==> flow/design.v <==
`timescale 1ns / 1ps
module AHB_MASTER(
                     input             Hclk,
                     input             Hresetn,
                     input [1:0]       Htrans,
                     input [31:0]      Haddr,
                     input [31:0]      Hwdata,
                     input [1:0]       Hburst,
                     input             Hwrite, Hsel, Hready,
                     output reg [31:0]  Haddr_temp,
                     output reg [31:0]  Hwdata_temp,
                     output reg        valid,
                     output reg        Hwrite_temp
                 );
parameter [1:0] IDLE     = 2'b00;
parameter [1:0] BUSY     = 2'b01;
parameter [1:0] ADDRESS  = 2'b10;
parameter [1:0] TRANSFER = 2'b11;
(*MARK_DEBUG = "TRUE"*)(*KEEP = "TRUE"*)reg [1:0] present_state;
(*MARK_DEBUG = "TRUE"*)(*KEEP = "TRUE"*)reg [1:0] next_state;
reg [31:0] addr;
reg [31:0] data;
reg [3:0] count;
reg [3:0] count_next;
always @(posedge Hclk) begin
    if (Hresetn == 1'b0) begin
        addr <= 'b0;
        data <= 'b0;
    end else begin
        if(present_state == ADDRESS || present_state == TRANSFER)
        begin
            addr <= Haddr;
            data <= Hwdata;
        end
    end
end
always @(posedge Hclk) begin
    if (Hresetn == 1'b0) begin
        present_state <= IDLE;
        count <= 4'd0;
    end else begin
        present_state <= next_state;
        count <= count_next;
    end
end
always @* begin
    count_next = count;
    case(present_state)
        IDLE: begin
            if (Hsel && Htrans == 2'b01) begin
                next_state = BUSY;
            end else if (Hsel && (Htrans == 2'b10 || Htrans == 2'b11) && Hready) begin
                next_state = ADDRESS;
            end else begin
                next_state = IDLE;
            end
        end
        BUSY: begin
            if (Hsel && Htrans == 2'b10 && Hready) begin
                next_state = ADDRESS;
            end else if ((Hsel && (Htrans == 2'b01)) || (!Hready)) begin
                next_state = BUSY;
            end else begin
                next_state = IDLE;
            end
        end
        ADDRESS: begin
            if (Hsel && (Htrans == 2'b10 || Htrans == 2'b11) && Hready) begin
                next_state = TRANSFER;
            end else if ((Hsel && (Htrans == 2'b01)) || (!Hready)) begin
                next_state = BUSY;
            end else begin
                next_state = IDLE;   
            end
        end
        TRANSFER: begin
            if (!Hsel || Htrans == 2'b00) begin
                next_state = IDLE;
            end else if ((Htrans == 2'b01) || (!Hready)) begin
                next_state = BUSY;
            end else begin
                case (Hburst)
                    2'b00: next_state = ADDRESS;
                    2'b01: next_state = TRANSFER;
                    2'b10: 
                    begin
                        if(count<=3)
                        begin
                            next_state = TRANSFER;
                            count_next = count+1'b1;
                        end
                        else begin
                            next_state = ADDRESS;
                            count_next = 4'd0;
                        end
                    end
                    2'b11: 
                    begin
                        if(count<=7)
                        begin
                            next_state = TRANSFER;
                            count_next = count+1'b1;
                        end
                        else begin
                            next_state = ADDRESS;
                            count_next = 4'd0;
                        end
                    end
                    default: next_state = IDLE;  
                endcase
            end
        end
        default: begin
            next_state = IDLE;  
        end
    endcase
end
always @(posedge Hclk) begin
    case(present_state)
        IDLE: begin
            valid <= 1'b0;
            Haddr_temp  <= 'b0;
            Hwdata_temp <= 'b0;
            Hwrite_temp <= 1'b0; 
        end
        BUSY: begin
            valid <= valid;
            Haddr_temp  <= Haddr_temp;
            Hwdata_temp <= Hwdata_temp;
            Hwrite_temp <= Hwrite_temp; 
        end
        ADDRESS: begin
            valid <= valid;
            Haddr_temp  <= addr;
            if(Hburst == 2'b00)
            begin
                Hwdata_temp <= data;
                Hwrite_temp <= Hwrite;
            end
            else
            begin
                Hwdata_temp <= Hwdata_temp;
                Hwrite_temp <= Hwrite_temp; 
           end
        end
        TRANSFER: begin
            case (Hburst)
                2'b00: begin
                    valid <= 1'b1;
                    Haddr_temp <= Haddr_temp;
                    Hwdata_temp <= data;
                    Hwrite_temp <= Hwrite; 
                end
                2'b01: begin
                    valid <= 1'b1;
                    Haddr_temp <= Haddr_temp + 1'b1;  
                    Hwdata_temp <= data;  
                    Hwrite_temp <= Hwrite;
                end
                2'b10: begin
                    if (Haddr_temp < (Haddr + 4)) begin
                        valid <= 1'b1;
                        Hwdata_temp <= data;
                        Haddr_temp <=  Haddr_temp + 1'b1;
                        Hwrite_temp <= Hwrite;
                    end else begin
                        valid <= 1'b1;
                        Hwdata_temp <= data;
                        Haddr_temp <=  addr;
                        Hwrite_temp <= Hwrite;
                    end
                end
                2'b11: begin
                    if (Haddr_temp < (Haddr + 8)) begin
                        valid <= 1'b1;
                        Hwdata_temp <= data;
                        Haddr_temp <= Haddr_temp + 1'b1;  
                        Hwrite_temp <= Hwrite;
                    end else begin
                        valid <= 1'b1;
                        Hwdata_temp <= data;
                        Haddr_temp <= addr;                
                        Hwrite_temp <= Hwrite;
                    end
                end
                default: begin
                    valid <= 1'b0;
                    Haddr_temp  <= 'b0;
                    Hwdata_temp <= 'b0;
                    Hwrite_temp <= 'b0; 
                end
            endcase
        end
    endcase
end
endmodule
`timescale 1ns / 1ps
module APB_SLAVE(
input Presetn,
input Pclk,
input [32:0] addr_temp,
input [31:0] data_temp,
input [31:0] Prdata,
input transfer,
input Pready,
output reg    Psel,
output reg [31:0] Paddr,
output reg [31:0] Pdata,
output reg [31:0] rdata_temp,
output reg Pwrite,
output reg Penable
);
reg [2:0] present_state, next_state;
parameter idle  = 2'b01;
parameter setup  = 2'b10;
parameter enable = 2'b11;
always@(posedge Pclk)
begin
  if(!Presetn)
     present_state <= idle;
  else
     present_state <= next_state;
end
always@(*)
begin
next_state = idle;
case(present_state)
idle:
   begin
     if(!transfer)
        next_state = idle;
     else
        next_state = setup;
   end
setup:
    begin      
     if(Psel)
     next_state = enable;
     else
     next_state = idle;
    end
enable:
    begin
     if(Psel)
       if(transfer)
         begin
           if(Pready)
             begin
             next_state = setup;
             end
           else 
             next_state = enable;
         end
     else
       next_state = idle;
   end    
endcase
end
always @(posedge Pclk)
begin
if(!Presetn)
begin
 Psel       <= 1'b0;
 Penable    <= 1'b0;
 Paddr      <= 32'b0;
 Pdata      <= 32'b0;
 rdata_temp <= 32'b0;
 Pwrite     <= 1'b0;
end
else
case(present_state)
idle:
begin
 Psel    <= 1'b1;
 Penable <= 1'b0;
end 
setup:
 Penable <= 1'b0;
enable:
     begin
     if(Psel)
       Penable <= 1'b1;
       if(transfer)
         begin
           if(Pready)
             begin
             Paddr <= addr_temp[31:0];
             Pwrite <= addr_temp[32];
              if(addr_temp[32])
               begin
                 Pdata  <= data_temp;
                 rdata_temp  <= 'b0;
               end
               else
               begin
                 Pdata  <= Pdata;
                 rdata_temp  <= Prdata;
               end  
             end 
             end
end
endcase
end
endmodule
module FIFO_SYNC #(
    parameter WIDTH = 32,
    parameter DEPTH = 16,
    parameter AW    = 4
)(
    input                  clk,
    input                  rst,
    input      [WIDTH-1:0] din,
    input                  wr_en,
    input                  rd_en,
    output reg [WIDTH-1:0] dout,
    output                 full,
    output                 empty
);
reg [WIDTH-1:0] mem [0:DEPTH-1];
reg [AW-1:0]    wptr;
reg [AW-1:0]    rptr;
reg [AW:0]      count;
wire do_wr = wr_en && !full;
wire do_rd = rd_en && !empty;
assign full  = (count == DEPTH);
assign empty = (count == 0);
always @(posedge clk) begin
    if (do_wr)
        mem[wptr] <= din;
end
always @(posedge clk) begin
    if (rst) begin
        wptr  <= {AW{1'b0}};
        rptr  <= {AW{1'b0}};
        count <= {(AW+1){1'b0}};
        dout  <= {WIDTH{1'b0}};
    end else begin
        if (do_wr)
            wptr <= wptr + 1'b1;
        if (do_rd) begin
            rptr <= rptr + 1'b1;
            dout <= mem[rptr];
        end
        case ({do_wr, do_rd})
            2'b10:   count <= count + 1'b1;
            2'b01:   count <= count - 1'b1;
            default: count <= count;
        endcase
    end
end
endmodule
`timescale 1ns / 1ps
module FIFO_CONTROL(
                     input Hclk,
                     input Hresetn,
                     input[31:0]  Haddr_temp,
                     input[31:0]  Hwdata_temp,
                     input       valid,
                     input       Hwrite_temp,
                     input       Pready,
                     output [31:0] data_temp,
                     output [32:0] addr_temp,
                     output transfer,
                     output full
    );
    wire resetn,empty_data, wr_en,rd_en,full_data,full_addr,empty_addr;
    wire [32:0] addr_in;
    FIFO_SYNC #(.WIDTH(32)) F1(
  .rst(resetn),                   
  .clk(Hclk),                
  .din(Hwdata_temp),                   
  .wr_en(wr_en),               
  .rd_en(rd_en),               
  .dout(data_temp),                 
  .full(full_data),                 
  .empty(empty_data)               
);
FIFO_SYNC #(.WIDTH(33)) F2 (
  .rst(resetn),                   
  .clk(Hclk),                
  .din(addr_in),                   
  .wr_en(wr_en),               
  .rd_en(rd_en),               
  .dout(addr_temp),                 
  .full(full_addr),                 
  .empty(empty_addr)               
);
assign full     =  full_data || full_addr;
assign transfer = (!empty_data && !empty_addr);
assign wr_en    =  valid && Hwrite_temp;
assign rd_en    =  transfer && Pready ;
assign addr_in  =  {Hwrite_temp, Haddr_temp};
assign resetn   = !Hresetn;
endmodule
`timescale 1ns / 1ps
module TOP_BRIDGE(
   input Hclk, Hresetn,
                     input [1:0]       Htrans,
                     input [31:0]       Haddr,
                     input [31:0]       Hwdata,
                     input [1:0]       Hburst,
                     input             Hwrite,
                     input             Hsel,
                     input             Pready,
                     input [31:0]      Prdata,
                     output Psel,
                     output [31:0] Paddr,
                     output [31:0] Pdata,
                     output [31:0] rdata_temp,
                     output Pwrite,
                     output Penable
    );
                    wire [31:0]  Haddr_temp;
                    wire [31:0]  Hwdata_temp;
                    wire         valid;
                    wire         Hwrite_temp;
                    wire [31:0]  data_temp;
                    wire [32:0]  addr_temp;
                    wire         transfer;
                    wire         full;
                    wire         Hready;
                    assign Hready = !full;
                    AHB_MASTER AS (
                      .Hclk(Hclk),
                      .Hresetn(Hresetn),
                      .Htrans(Htrans),
                      .Haddr(Haddr),
                      .Hwdata(Hwdata),
                      .Hburst(Hburst),
                      .Hwrite(Hwrite), 
                      .Hsel(Hsel), 
                      .Hready(Hready),
                      .Haddr_temp(Haddr_temp),
                      .Hwdata_temp(Hwdata_temp),
                      .valid(valid),
                      .Hwrite_temp(Hwrite_temp)
                    );  
                    FIFO_CONTROL FC (
                      .Hclk(Hclk), 
                      .Hresetn(Hresetn),
                      .Haddr_temp(Haddr_temp),
                      .Hwdata_temp(Hwdata_temp),
                      .valid(valid),
                      .Hwrite_temp(Hwrite_temp),
                      .Pready(Pready),
                     .data_temp(data_temp),
                     .addr_temp(addr_temp),
                     .transfer(transfer),
                     .full(full)
                    );
                    APB_SLAVE AM (
                    .Presetn(Hresetn),
                    .Pclk(Hclk),
                    .addr_temp(addr_temp),
                    .data_temp(data_temp),
                    .Prdata(Prdata),
                    .transfer(transfer),
                    .Pready(Pready),
                    .Psel(Psel),
                    .Paddr(Paddr),
                    .Pdata(Pdata),
                    .rdata_temp(rdata_temp),
                    .Pwrite(Pwrite),
                    .Penable(Penable)
                    );
endmodule
# ---- Reports on TOP_BRIDGE
# Tool output for the design above, in the order of the flow.
# Line numbers count from 1 in the design file above.
# Operators: Yosys type, input widths -> output width; for muxes data width and select width s.
# Library cell names are shortened.
# Not given: n/a
dict set report design {
  top {TOP_BRIDGE}
  clk_port {Hclk}
  lib {sky130hd}
  lib_corner {tt_025C_1v80}
}

# ---- Word-level counts
# Counts by Yosys on the flattened word-level netlist (proc, flatten, opt, wreduce; memories kept). Register bits leave out memories and registers merged into their read ports (data or address). Print and check cells are left out.
# Memory sizes are those after Yosys's memory passes, which may raise the word count (mostly to a power of two), join words into wider ones and drop unused or constant bits.
dict set report bits {
  reg_bits 264
  latch_bits 0
  mem_bits_rw 1040
  mem_bits_ro 0
  clocked_rd_ports_x_width 65
  mem_count 2
  out_inout_bits 99
  word_cells 156
}
# memory words width rd wr line_no
set memory_table {}
lappend memory_table {FC.F2.mem 16 33 1 1 319} ;# reg [WIDTH-1:0] mem [0:DEPTH-1];
lappend memory_table {FC.F1.mem 16 32 1 1 319}
dict set report classes {
  addsub 12
  n_mul 0
  div 0
  n_cmp 4
  equal 24
  shift 0
  muxes 46
  n_logic 2
  n_reduce_logical 45
}
# operator count
set op_table {}
lappend op_table {{$pmux 32 s3} 3}
lappend op_table {{$mux 32} 6}
lappend op_table {{$lt 32x32->1} 2}
lappend op_table {{$mux 33} 1}
lappend op_table {{$add 32x1->32 const B} 1}
lappend op_table {{$add 32x3->32 const B} 1}
lappend op_table {{$add 32x4->32 const B} 1}
lappend op_table {{$mux 4} 7}
lappend op_table {{$add 4x1->4 const B} 5}
lappend op_table {{$pmux 5 s2} 2}
lappend op_table {{$eq 2x2->1 const B} 8}
lappend op_table {{$pmux 2 s4} 2}
lappend op_table {{$mux 2} 8}
lappend op_table {{$logic_and 1x1->1} 12}
lappend op_table {{$eq 2x1->1 const B} 5}
lappend op_table {{$ne 2x2->1 const B} 5}
lappend op_table {{$add 5x1->5 const B} 2}
lappend op_table {{$sub 5x1->5 const B} 2}
lappend op_table {{$eq 5x5->1 const B} 2}
lappend op_table {{$logic_not 5->1} 2}
lappend op_table {{$mux 1} 10}
lappend op_table {{$pmux 3 s3} 1}
lappend op_table {{$logic_not 1->1} 8}
lappend op_table {{$reduce_and 4->1} 2}
lappend op_table {{$pmux 4 s2} 1}
lappend op_table {{$logic_or 1x1->1} 6}
lappend op_table {{$logic_not 2->1} 3}
lappend op_table {{$reduce_and 2->1} 3}
# Other operator kinds: 14; their cells: 22.

# ---- Depth
# Yosys ltp: most cells in a row. Word level: on the elaborated netlist, between registers, memories and ports. Mapped: between sequential cells and ports; inverters and the memories' decode and read muxes count.
dict set report depth {
  depth_word 7
  ABC_AREA 0
  ltp_mapped 18
  mapped_depth_nobuf 16
}

# ---- After synthesis
# Yosys stat after the flow's synthesis: flattened, memories mapped to cells. It holds for the ABC_AREA given above (unset counts as 0); a run with the other value may have another netlist.
# The area totals of this step are shown rounded.
dict set report synth_totals {
  stdcells 3271
  mapped_area_um2 55000
  seqArea_um2 38500
  ff_cells 1371
  buffers 190
}
# type count type_area_um2
set types {}
lappend types {edfxtp_1 1106 3.32E+04}
lappend types {mux4_2 325 7319.52}
lappend types {dfxtp_1 265 5.31E+03}
lappend types {nand2_1 504 1.89E+03}
lappend types {a21boi_0 153 1.15E+03}
lappend types {ha_1 83 1.04E+03}
lappend types {a21boi_1 80 600.576}
lappend types {xnor2_1 60 525.504}
lappend types {xor2_1 45 394.128}
lappend types {and2_1 58 362.848}
lappend types {clkbuf_1 94 352.838}
lappend types {o2bb2ai_1 31 271.51}
lappend types {buf_2 54 270.259}
lappend types {nand3b_1 33 247.738}
lappend types {nor2_1 63 236.477}
lappend types {a21oi_1 39 195.187}
lappend types {nand3_1 39 195.187}
lappend types {nand4_1 26 162.656}
# Other cell types: 44; their cells: 213.
# The figures by module come from a second, unflattened synthesis with its own total; it is not the netlist above.
dict set report hier_totals {
  cells_unflattened 3354
  hier_area_um2 56300
}
# Rows give one instance, submodules left out.
# module instances cells area_um2
set modules {}
lappend modules {{FIFO_SYNC #(WIDTH=33)} 1 983 21800}
lappend modules {{FIFO_SYNC #(WIDTH=32)} 1 956 21600}
lappend modules {AHB_MASTER 1 964 8670}
lappend modules {APB_SLAVE 1 445 4250}
lappend modules {FIFO_CONTROL 1 5 32.5}
lappend modules {TOP_BRIDGE 1 1 3.8}

# ---- Timing after synthesis
# Path of least setup slack by OpenSTA after synthesis, without wires, with an ideal clock, recovery checks aside; 20% of the period is set as input and as output delay. Where synthesis merged equal registers, the netlist keeps one of their names.
dict set report synth_path {
  path_type {input port to flip-flop}
  startpoint {input port Haddr[3]}
  endpoint {register AS.Haddr_temp[0]}
  tclk_ns 5.0
  in_delay_ns 1.000
  launch_ns 1.000
  t_arrival_ns 4.168
  setup_slack_ns 0.563
  delay_ns 3.436
  driving_pins 18
  path_buffers 2
  synth_period_reached_ns 4.437
}
# "delay_ns" = arrival - input delay + setup time.
# "driving_pins": output pins that drive a net of the path, with the launching flip-flop's if there is one; two outputs of one cell count as two.
# "synth_period_reached_ns" = period - worst setup slack (recovery checks aside). The figure is calculated, with input and output delays left at 20% of the set period.
# The rows between start and end are the longest chain of elaborated cells between them; the timing report does not say that the signal goes this way. Where chains are equally long, one stands for them.
# A line is the first line of the expression or statement that the cell stems from. Yosys adds cells for indexed reads and writes and turns some case tables into memories.
# A register here has more assigning lines than the two given.
dict set report synth_via {
  path_cell_list {ha_1 nand4_2 nor4_4 and4_4 and3_1 buf_4 and2_4 nand3_1 xor2_1 ha_1 nand4_1 nor3_1 a22o_1 o31a_1 o22ai_1 o21bai_2 buf_2 o2bb2ai_1}
  elab_chain_cells 5
  cone_cells 8
  cone_lines 4
  cone_classes {add/sub (2); compare (2); mux (4)}
}
# element line_no
set synth_lines {}
lappend synth_lines {{start: declaration} 399} ;# input [31:0]       Haddr,
lappend synth_lines {{$add 32x4->32} 174} ;# if (Haddr_temp < (Haddr + 8)) begin
lappend synth_lines {{$lt 32x32->1} 174}
lappend synth_lines {{$mux 32} 174}
lappend synth_lines {{$pmux 32 s3} 147} ;# case (Hburst)
lappend synth_lines {{$pmux 32 s3} 119} ;# case(present_state)
lappend synth_lines {{end: assignment} 128} ;# Haddr_temp  <= Haddr_temp;
lappend synth_lines {{end: assignment} 134} ;# Haddr_temp  <= addr;
lappend synth_lines {{end: declaration} 10} ;# output reg [31:0]  Haddr_temp,

# ---- Worst path after layout
# From the final timing report of run A: the path of least setup slack in the routed layout; clock arrival at registers is part of the times.
dict set report layout_path {
  path_type {input port to flip-flop}
  startpoint {input port Haddr[3]}
  endpoint {register AS.Haddr_temp[13]}
  tclk_ns 3.63
  in_delay_ns 0.73
  launch_ns 0.73
  t_arrival_ns 3.94
  setup_slack_ns 0.16
  driving_pins 19
  path_buffers 3
}
# The rows between start and end are the longest chain of elaborated cells between them; the timing report does not say that the signal goes this way. Where chains are equally long, one stands for them.
# A register here has more assigning lines than the two given.
dict set report layout_via {
  path_cell_list {buf_8 ha_4 nand4_4 nor4_4 and4_4 and3_4 and2_4 nand3_2 xor2_1 ha_1 nand4_1 nor3_2 a22o_1 o31a_1 o22ai_4 o21bai_4 buf_12 clkbuf_16 o2bb2ai_2}
  elab_chain_cells 5
  cone_cells 8
  cone_lines 4
  cone_classes {add/sub (2); compare (2); mux (4)}
}
# element line_no
set layout_lines {}
lappend layout_lines {{start: declaration} 399} ;# input [31:0]       Haddr,
lappend layout_lines {{$add 32x4->32} 174} ;# if (Haddr_temp < (Haddr + 8)) begin
lappend layout_lines {{$lt 32x32->1} 174}
lappend layout_lines {{$mux 32} 174}
lappend layout_lines {{$pmux 32 s3} 147} ;# case (Hburst)
lappend layout_lines {{$pmux 32 s3} 119} ;# case(present_state)
lappend layout_lines {{end: assignment} 128} ;# Haddr_temp  <= Haddr_temp;
lappend layout_lines {{end: assignment} 134} ;# Haddr_temp  <= addr;
lappend layout_lines {{end: declaration} 10} ;# output reg [31:0]  Haddr_temp,

# Measured data: module TOP_BRIDGE, platform sky130hd, 6 stored runs of the flow under differing settings, order arbitrary. Input and output delays are each 20% of the period that was set; the output load is 0.01 pF.
# "clock_period_reached_ns" is the run's clock period less its worst setup slack. It is reckoned from that one timing run; input and output delays stay at 20% of the period that was set.
# "worst_setup_path_time_ns" means the part of the period allowed to the worst setup path (the constraints hold back 20% at inputs and 20% at outputs) less its slack; where the path has registers, the arrival times of their clocks count too.
# "fin_power_w" is the tool's figure for a default switching activity; nothing was simulated.
# Measured values are rounded.
run="run A" settings ABC_AREA=0 CAP_MARGIN=20 CELL_PAD_IN_SITES_DETAIL_PLACEMENT=0 CORE_UTILIZATION=51 HOLD_SLACK_MARGIN=0.01 PLACE_DENSITY=0.58 SETUP_SLACK_MARGIN=0.85 period_ns=3.63 CORE_MARGIN=2 SLEW_MARGIN=20
run="run A" results synthesis_area_um2=55000 total_die_area_um2=111000 finish.stdcell_area_um2=65700 layout_utilization_frac=0.614 ws_setup_ns=0.165 tns_ns=0.000 timing.hold.ws_ns=0.412 fin_power_w=0.0318 clock_period_reached_ns=3.465 worst_setup_path_time_ns=2.74 path_kind="input port to flip-flop"
run="run B" settings CORE_UTILIZATION=40 PLACE_DENSITY=0.6 period_ns=3.51 CAP_MARGIN=20 CORE_MARGIN=2 SLEW_MARGIN=20
run="run B" results synthesis_area_um2=55000 total_die_area_um2=141000 finish.stdcell_area_um2=66500 layout_utilization_frac=0.485 ws_setup_ns=0.112 tns_ns=0.000 timing.hold.ws_ns=0.316 fin_power_w=0.0339 clock_period_reached_ns=3.398 worst_setup_path_time_ns=2.70 path_kind="input port to flip-flop"
run="run C" settings ABC_AREA=1 CAP_MARGIN=25 CORE_MARGIN=10 CORE_UTILIZATION=38 CTS_CLUSTER_DIAMETER=155 GPL_ROUTABILITY_DRIVEN=0 GPL_TIMING_DRIVEN=0 MAX_ROUTING_LAYER="met4" PLACE_DENSITY_LB_ADDON=0.06 period_ns=7.85 SLEW_MARGIN=20
run="run C" results synthesis_area_um2=56400 total_die_area_um2=164000 finish.stdcell_area_um2=67500 layout_utilization_frac=0.457 ws_setup_ns=2.21 tns_ns=0.000 timing.hold.ws_ns=0.434 fin_power_w=0.0155 clock_period_reached_ns=5.637 worst_setup_path_time_ns=4.07 path_kind="input port to flip-flop"
run="run D" settings CORE_UTILIZATION=43 CTS_CLUSTER_SIZE=18 GPL_TIMING_DRIVEN=0 MAX_ROUTING_LAYER="met5" MIN_ROUTING_LAYER="met1" PLACE_DENSITY_LB_ADDON=0.29 SETUP_SLACK_MARGIN=0.41 TNS_END_PERCENT=60 period_ns=4.34 CAP_MARGIN=20 CORE_MARGIN=2 SLEW_MARGIN=20
run="run D" results synthesis_area_um2=55000 total_die_area_um2=131000 finish.stdcell_area_um2=65600 layout_utilization_frac=0.515 ws_setup_ns=0.469 tns_ns=0.000 timing.hold.ws_ns=0.406 fin_power_w=0.0265 clock_period_reached_ns=3.871 worst_setup_path_time_ns=3.00 path_kind="input port to flip-flop"
run="run E" settings CELL_PAD_IN_SITES_DETAIL_PLACEMENT=1 CORE_MARGIN=8 CORE_UTILIZATION=40 PLACE_DENSITY=0.6 period_ns=3.1 CAP_MARGIN=20 SLEW_MARGIN=20
run="run E" results synthesis_area_um2=55000 total_die_area_um2=150000 finish.stdcell_area_um2=66600 layout_utilization_frac=0.486 ws_setup_ns=-0.427 tns_ns=-12.8 timing.hold.ws_ns=0.184 fin_power_w=0.0377 clock_period_reached_ns=3.527 worst_setup_path_time_ns=2.91 path_kind="input port to flip-flop"
run="run F" settings ABC_AREA=1 CAP_MARGIN=25 CORE_ASPECT_RATIO=1.33 CORE_MARGIN=10 CORE_UTILIZATION=38 CTS_CLUSTER_DIAMETER=155 GPL_ROUTABILITY_DRIVEN=0 GPL_TIMING_DRIVEN=0 MAX_ROUTING_LAYER="met5" MIN_ROUTING_LAYER="met2" PLACE_DENSITY_LB_ADDON=0.06 TNS_END_PERCENT=55 period_ns=7.85 SLEW_MARGIN=20
run="run F" results synthesis_area_um2=56400 total_die_area_um2=164000 finish.stdcell_area_um2=67600 layout_utilization_frac=0.457 ws_setup_ns=2.14 tns_ns=0.000 timing.hold.ws_ns=0.437 fin_power_w=0.0154 clock_period_reached_ns=5.710 worst_setup_path_time_ns=4.14 path_kind="input port to flip-flop"
